==> flow/design.v <==
module signed_mult_1_17 (out, a, b);
	output 	signed  [17:0]	out;
	input 	signed	[17:0] 	a;
	input 	signed	[17:0] 	b;
	wire 	signed	[35:0]	mult_out;
	assign mult_out = a * b;
	assign out = {mult_out[35], mult_out[33:17]};
endmodule
module OneNode(output signed [17:0] u_2_mid,    
	       input clock,		        
	       input reset,		        
	       input signed [17:0] u_hit_mid,   
	       input signed [17:0] u_1_right,   
	       input signed [17:0] u_1_left,     
	       input signed [17:0] u_1_up,      
	       input signed [17:0] u_1_down    
);  
    reg signed [17:0] u_0_mid_temp;		 
    reg signed [17:0] u_1_mid_temp, u_1_right_temp, u_1_left_temp, u_1_up_temp, u_1_down_temp; 
    wire signed [17:0] temp1,temp2, temp3, temp4;
    parameter [17:0] rho = (1<<17)/20; 
    parameter [17:0] eta = (999<<17)/1000;
    always @ (posedge clock) 
    begin
	if (reset == 0)
	begin
	    u_1_mid_temp = u_hit_mid; 
	    u_0_mid_temp = u_1_mid_temp; 
	    u_1_right_temp = 0; 
	    u_1_left_temp = 0;
	    u_1_up_temp = 0;
	    u_1_down_temp = 0;
   	end
        else
	begin
	    u_0_mid_temp = u_1_mid_temp;  
            u_1_mid_temp = u_2_mid;	   
	    u_1_right_temp = u_1_right;   
	    u_1_left_temp = u_1_left;	   
	    u_1_up_temp = u_1_up;         
	    u_1_down_temp = u_1_down;     
	end
    end
    assign  temp1 = u_1_up_temp + u_1_down_temp + u_1_right_temp + u_1_left_temp - (u_1_mid_temp<<<2);
    signed_mult_1_17 mult_1(.out(temp2),
			    .a(temp1),
                            .b(rho)); 
    assign  temp4 = temp2 + (u_1_mid_temp<<<1) - temp3;
    signed_mult_1_17 mult_2(.out(temp3),
			    .a(u_0_mid_temp),
                            .b(eta)); 
    signed_mult_1_17 mult_3(.out(u_2_mid),
			    .a(temp4),
                            .b(eta)); 
endmodule
module multNodes
#(parameter SIZE = 10)
(output signed [SIZE*SIZE*18-1:0] u_2_mid,    
 input clock,
 input reset,		        
 input signed [SIZE*SIZE*18-1:0] u_hit_mid,   
 input signed [SIZE*SIZE*18-1:0] u_1_right,   
 input signed [SIZE*SIZE*18-1:0] u_1_left,     
 input signed [SIZE*SIZE*18-1:0] u_1_up,      
 input signed [SIZE*SIZE*18-1:0] u_1_down     
);
    genvar i,j,k;
    generate
	for (k = 1; k < SIZE-1; k = k + 1) begin: side
		OneNode nodeUp(.u_2_mid(u_2_mid[(((0)*SIZE+(k))*18) +: 18]),
			       .clock(clock),
		               .reset(reset),
	                       .u_hit_mid(u_hit_mid[(((0)*SIZE+(k))*18) +: 18]),
	                       .u_1_right(u_1_right[(((0)*SIZE+(k+1))*18) +: 18]),
	                       .u_1_left(u_1_left[(((0)*SIZE+(k-1))*18) +: 18]),
	                       .u_1_up(18'sd0),
	       	               .u_1_down(u_1_down[(((1)*SIZE+(k))*18) +: 18]));
		OneNode nodeDown(.u_2_mid(u_2_mid[(((SIZE-1)*SIZE+(k))*18) +: 18]),
			         .clock(clock),
		                 .reset(reset),
	                         .u_hit_mid(u_hit_mid[(((SIZE-1)*SIZE+(k))*18) +: 18]),
	                         .u_1_right(u_1_right[(((SIZE-1)*SIZE+(k+1))*18) +: 18]),
	                         .u_1_left(u_1_left[(((SIZE-1)*SIZE+(k-1))*18) +: 18]),
	                         .u_1_up(u_1_up[(((SIZE-2)*SIZE+(k))*18) +: 18]),
	       	                 .u_1_down(18'sd0));
		OneNode nodeLeft(.u_2_mid(u_2_mid[(((k)*SIZE+(0))*18) +: 18]),
			         .clock(clock),
		                 .reset(reset),
	                         .u_hit_mid(u_hit_mid[(((k)*SIZE+(0))*18) +: 18]),
	                         .u_1_right(u_1_right[(((k)*SIZE+(1))*18) +: 18]),
	                         .u_1_left(18'sd0),
	                         .u_1_up(u_1_up[(((k-1)*SIZE+(0))*18) +: 18]),
	       	                 .u_1_down(u_1_down[(((k+1)*SIZE+(0))*18) +: 18]));
		OneNode nodeRight(.u_2_mid(u_2_mid[(((k)*SIZE+(SIZE-1))*18) +: 18]),
			         .clock(clock),
		                 .reset(reset),
	                         .u_hit_mid(u_hit_mid[(((k)*SIZE+(SIZE-1))*18) +: 18]),
	                         .u_1_right(18'sd0),
	                         .u_1_left(u_1_left[(((k)*SIZE+(SIZE-2))*18) +: 18]),
	                         .u_1_up(u_1_up[(((k+1)*SIZE+(SIZE-1))*18) +: 18]),
	       	                 .u_1_down(u_1_down[(((k-1)*SIZE+(SIZE-1))*18) +: 18]));
	end
    endgenerate
    generate
	for (k = 0; k < SIZE; k = k + 10) begin: corner
		OneNode UpLeftCorner(.u_2_mid(u_2_mid[(((0)*SIZE+(k))*18) +: 18]),
			             .clock(clock),
		                     .reset(reset),
	                             .u_hit_mid(u_hit_mid[(((0)*SIZE+(k))*18) +: 18]),
	                             .u_1_right(u_1_right[(((0)*SIZE+(k+1))*18) +: 18]),
	                             .u_1_left(18'sd0),
	                             .u_1_up(18'sd0),
	       	                     .u_1_down(u_1_down[(((1)*SIZE+(k))*18) +: 18]));
		OneNode UpRightCorner(.u_2_mid(u_2_mid[(((k)*SIZE+(SIZE-1))*18) +: 18]),
			             .clock(clock),
		                     .reset(reset),
	                             .u_hit_mid(u_hit_mid[(((k)*SIZE+(SIZE-1))*18) +: 18]),
	                             .u_1_right(18'sd0),
	                             .u_1_left(u_1_left[(((k)*SIZE+(SIZE-2))*18) +: 18]),
	                             .u_1_up(18'sd0),
	       	                     .u_1_down(u_1_down[(((k+1)*SIZE+(SIZE-1))*18) +: 18]));
		OneNode DownLeftCorner(.u_2_mid(u_2_mid[(((SIZE-1)*SIZE+(k))*18) +: 18]),
			               .clock(clock),
		                       .reset(reset),
	                               .u_hit_mid(u_hit_mid[(((SIZE-1)*SIZE+(k))*18) +: 18]),
	                               .u_1_right(u_1_right[(((SIZE-1)*SIZE+(k+1))*18) +: 18]),
	                               .u_1_left(18'sd0),
	                               .u_1_up(u_1_up[(((SIZE-2)*SIZE+(k))*18) +: 18]),
	       	                      .u_1_down(18'sd0));
		OneNode DownRightCorner(.u_2_mid(u_2_mid[(((SIZE-1)*SIZE+(SIZE-1))*18) +: 18]),
			                .clock(clock),
		                        .reset(reset),
	                                .u_hit_mid(u_hit_mid[(((SIZE-1)*SIZE+(SIZE-1))*18) +: 18]),
	                                .u_1_right(18'sd0),
	                                .u_1_left(u_1_left[(((SIZE-1)*SIZE+(SIZE-2))*18) +: 18]),
	                                .u_1_up(u_1_up[(((SIZE-2)*SIZE+(SIZE-1))*18) +: 18]),
	       	                        .u_1_down(18'sd0));
	end
    endgenerate
    generate
	for (i = 1; i < SIZE-1; i = i + 1) begin: row
	    for (j = 1; j < SIZE-1; j = j + 1) begin: col
		OneNode node(.u_2_mid(u_2_mid[(((i)*SIZE+(j))*18) +: 18]),
			     .clock(clock),
		             .reset(reset),
	                     .u_hit_mid(u_hit_mid[(((i)*SIZE+(j))*18) +: 18]),
	                     .u_1_right(u_1_right[(((i)*SIZE+(j+1))*18) +: 18]),
	                     .u_1_left(u_1_left[(((i)*SIZE+(j-1))*18) +: 18]),
	                     .u_1_up(u_1_up[(((i-1)*SIZE+(j))*18) +: 18]),
	       	             .u_1_down(u_1_down[(((i+1)*SIZE+(j))*18) +: 18]));
	    end
	end
    endgenerate
endmodule
module drum_grid
(input clock,
 input reset,                      
 input  [3*3*18-1:0] u_hit,        
 output [3*3*18-1:0] u_out         
);
    localparam SIZE = 3;
    wire signed [SIZE*SIZE*18-1:0] u_2_mid;
    multNodes #(.SIZE(SIZE)) grid(.u_2_mid(u_2_mid),
		  .clock(clock),
 	          .reset(reset),
 	          .u_hit_mid(u_hit),
 	          .u_1_right(u_2_mid),
 	          .u_1_left(u_2_mid),
 	          .u_1_up(u_2_mid),
 	          .u_1_down(u_2_mid));
    assign u_out = u_2_mid;
endmodule
# From RTL to reports: drum_grid
# The steps from the RTL of drum_grid to its reports follow in flow order.
# Line numbers count from 1 in the design file above.
# Operators carry their Yosys type and port widths (W data, S select, Z words).
# Library cell names are shortened.
# The mark -- stands for no value.
# design
design	drum_grid
clock	clock
lib	sky130hd
pvt_corner	tt_025C_1v80

# After elaboration
# Yosys after proc, flatten, opt, wreduce and memory -nomap, before mapping. Enables and synchronous resets that opt folds into registers are not counted as muxes. Memory bits, and registers merged into a memory's read port (data or address), are not among the register bits. Print and check cells are not counted. Equal cells are merged and count once.
# bits
regBits	486
out_inout_bits	162
wordCells	114
# classes
add_sub_neg	42
multipliers	27
mux	18
# ops
operator	n
$mul A18 B16 Y34 const B	18
$mul A18 B14 Y32 const B	9
$sub A18 B18 Y18	18
$mux W18	18
$add A18 B18 Y18	15
$add A15 B18 Y18	9

# Longest topological paths
# Depth = most cells in a row (Yosys ltp): at word level without a register or memory, in the mapped netlist without a sequential cell, where the memories' decode and read muxes count.
# logic_depth
depth_word	9
ABC_AREA	0
mapped_depth	73
depth_no_buf	72

# Netlist
# The flow's flattened synthesis, as Yosys stat reports it; memories are mapped. The netlist is that of the ABC_AREA named above (0 if unset); the other value can give another one.
# Totals and module areas in this step are rounded.
# mapped
mapped_cells	19654
area_um2	194600
ffs	486
buf_cells	151
# types
type	n	type_area_um2
fa_1	4292	8.59E+04
ha_1	3215	4.02E+04
inv_1	6226	2.34E+04
dfxtp_1	486	9.73E+03
xnor2_1	731	6402.39
xor2_1	312	2.73E+03
a21o_1	352	2.64E+03
a21oi_1	507	2.54E+03
nor2_1	541	2.03E+03
o21ai_0	345	1.73E+03
nand2_1	406	1.52E+03
mux2_2	130	1.46E+03
o21a_1	163	1.22E+03
and2_1	188	1.18E+03
or2_2	168	1.05E+03
nor3_1	193	965.926
nand2b_1	126	788.256
nand3_1	143	715.686
# Other cell types: 89; their cells: 1130.
# By module: a second synthesis without flattening, with its own total; a netlist apart from the flattened one above.
# hier_totals
cells_unflattened	39817
hier_area_um2	371300
# Each row is one instance without its submodules.
# by_module
module	n_inst	cells	area_um2
signed_mult_1_17	27	1233	11560
OneNode	9	725	6576
multNodes (SIZE=3)	1	1	3.8
drum_grid	1	0	0.0

# Timing after synthesis
# Path of least setup slack by OpenSTA after synthesis, without wires, with an ideal clock, recovery checks aside; 20% of the period is set as input and as output delay. Where synthesis merged equal registers, the netlist keeps one of their names.
# synth_timing
path_type	reg-to-output
start	register grid.side[1].nodeLeft.u_1_mid_temp[0]
end	output port u_out[70]
tclk_ps	25000
out_delay_ps	5000
t_arrival_ps	16763
required_time_ps	20000
path_slack_ps	3237
path_delay_ps	16763
stages	64
period_less_setup_slack_ps	21763
# "path_delay_ps" is the arrival time less input delay plus setup time.
# At an output port there is no setup time.
# "stages" counts driving pins, that of a launching flip-flop among them; a cell with two outputs on the path counts twice.
# "period_less_setup_slack_ps" is the clock period less the worst setup slack; recovery checks do not enter. This is arithmetic on one report: input and output delays are still those of the set period (20% each).
# Between the ends stands the longest chain of elaborated cells between them, by number of cells; it is not shown to be the way that was timed. Of several equally long chains one is given.
# Each line given opens the expression or statement behind the cell; cells for indexed reads and writes are added by Yosys, which also makes memories of some case tables.
# synth_via
path_cell_list	dfxtp_1 -> inv_1 -> fa_1 -> inv_1 -> fa_1 -> inv_1 -> fa_1 -> a21o_1 -> a21oi_1 -> o21bai_1 -> a2111oi_0 -> o21ai_0 -> nand3_1 -> nor4_1 -> nor3_2 -> clkbuf_1 -> fa_1 -> ha_1 -> (+28 left out) -> inv_1 -> fa_1 -> fa_1 -> inv_1 -> fa_1 -> inv_1 -> fa_1 -> ha_1 -> and4_1 -> a21oi_1 -> nand2_1 -> a21oi_1 -> o21a_1 -> o21ai_0 -> a21oi_1 -> o21bai_1 -> a21oi_1 -> xnor2_1
elab_chain_len	5
cone_cells	5
cone_lines	3
# synth_lines
item	line_no	text
start, declared	19	reg signed [17:0] u_1_mid_temp, u_1_right_temp, u_1_left_temp, u_1_up_temp, u_1_down_temp;
start, assigned	27	u_1_mid_temp = u_hit_mid;
start, assigned	37	u_1_mid_temp = u_2_mid;
$sub A18 B18 Y18	44	assign  temp1 = u_1_up_temp + u_1_down_temp + u_1_right_temp + u_1_left_temp - (u_1_mid_temp<<<2);
$mul A18 B14 Y32	6	assign mult_out = a * b;
$add A15 B18 Y18	48	assign  temp4 = temp2 + (u_1_mid_temp<<<1) - temp3;
$sub A18 B18 Y18	48
$mul A18 B16 Y34	6
end, declared	159	output [3*3*18-1:0] u_out

# Path in the finished layout
# Path of least setup slack in the final report of run A (OpenROAD, finished layout, wires in). Where an end is a register, its clock arrival counts in the times.
# The path's times are printed in steps of 10 ps; the period is the one set.
# layout_timing
path_type	reg-to-output
start	register (no name shown)
end	output port u_out[29]
tclk_ps	19800
out_delay_ps	3960
t_arrival_ps	16860
required_time_ps	15840
path_slack_ps	-1020
stages	66
# Between the ends stands the longest chain of elaborated cells between them, by number of cells; it is not shown to be the way that was timed. Of several equally long chains one is given.
# layout_via
path_cell_list	dfxtp_2 -> buf_6 -> fa_1 -> inv_2 -> fa_1 -> inv_2 -> ha_4 -> a21o_1 -> a21oi_2 -> nor2b_2 -> o41ai_2 -> inv_1 -> a21oi_2 -> xor2_2 -> inv_2 -> ha_4 -> buf_4 -> inv_1 -> (+30 left out) -> inv_2 -> fa_1 -> fa_1 -> fa_1 -> inv_1 -> fa_1 -> ha_4 -> a21o_1 -> a21o_1 -> a21oi_2 -> buf_4 -> a21boi_4 -> o21a_1 -> o21a_1 -> buf_6 -> o41ai_4 -> xnor2_1 -> buf_2
elab_chain_len	7
cone_cells	7
cone_lines	3
# layout_lines
item	line_no	text
$add A18 B18 Y18 (2 in a row)	44	assign  temp1 = u_1_up_temp + u_1_down_temp + u_1_right_temp + u_1_left_temp - (u_1_mid_temp<<<2);
$sub A18 B18 Y18	44
$mul A18 B14 Y32	6	assign mult_out = a * b;
$add A15 B18 Y18	48	assign  temp4 = temp2 + (u_1_mid_temp<<<1) - temp3;
$sub A18 B18 Y18	48
$mul A18 B16 Y34	6
end, declared	159	output [3*3*18-1:0] u_out

# Below are 3 stored runs of the flow (Yosys, OpenROAD; platform sky130hd) on drum_grid, each with its settings and what was measured, unordered. Constraints: input delay and output delay 20% of the set period each, output load 0.01 pF.
# "timing.achieved_period_ps" is the run's clock period less its worst setup slack. It is reckoned from that one timing run; input and output delays stay at 20% of the period that was set.
# "timing.worst_path_ps" means the part of the period allowed to the worst setup path (the constraints hold back 20% at inputs and 20% at outputs) less its slack; where the path has registers, the arrival times of their clocks count too.
# "timing.worst_path_ps" is known to 10 ps.
# Results are given in rounded form.
# A setting shown as n/a is not set for that run.
run	CELL_PAD_IN_SITES_GLOBAL_PLACEMENT	CORE_MARGIN	CORE_UTILIZATION	CTS_CLUSTER_DIAMETER	CTS_CLUSTER_SIZE	GPL_TIMING_DRIVEN	MAX_ROUTING_LAYER	MIN_ROUTING_LAYER	PLACE_DENSITY_LB_ADDON	SLEW_MARGIN	TNS_END_PERCENT	period_ns	CAP_MARGIN	HOLD_SLACK_MARGIN	ABC_AREA	CORE_ASPECT_RATIO	SETUP_SLACK_MARGIN	ys_area_um2	final_die_area_um2	post_route_stdcell_area_um2	layout_utilization_frac	setup_ws_ps	tns_setup_ps	timing.hold.ws_ps	timing.achieved_period_ps	timing.worst_path_ps	path_kind
run A	2	6	39	168	49	1	met4	met2	0.01	40	70	19.8	20	n/a	n/a	n/a	n/a	194600	516000	249600	0.504	-1020	-44850	436	20820	16860	reg-to-output
run B	2	6	39	242	49	1	met4	met2	0.01	40	95	19.8	20	0.24	n/a	n/a	n/a	194600	516000	249600	0.504	-1043	-51740	436	20843	16880	reg-to-output
run C	n/a	7	40	317	n/a	n/a	n/a	n/a	n/a	20	n/a	25.0	20	n/a	1	1.52	5.0	203200	528500	250400	0.495	4429	0	429	20571	15570	reg-to-output
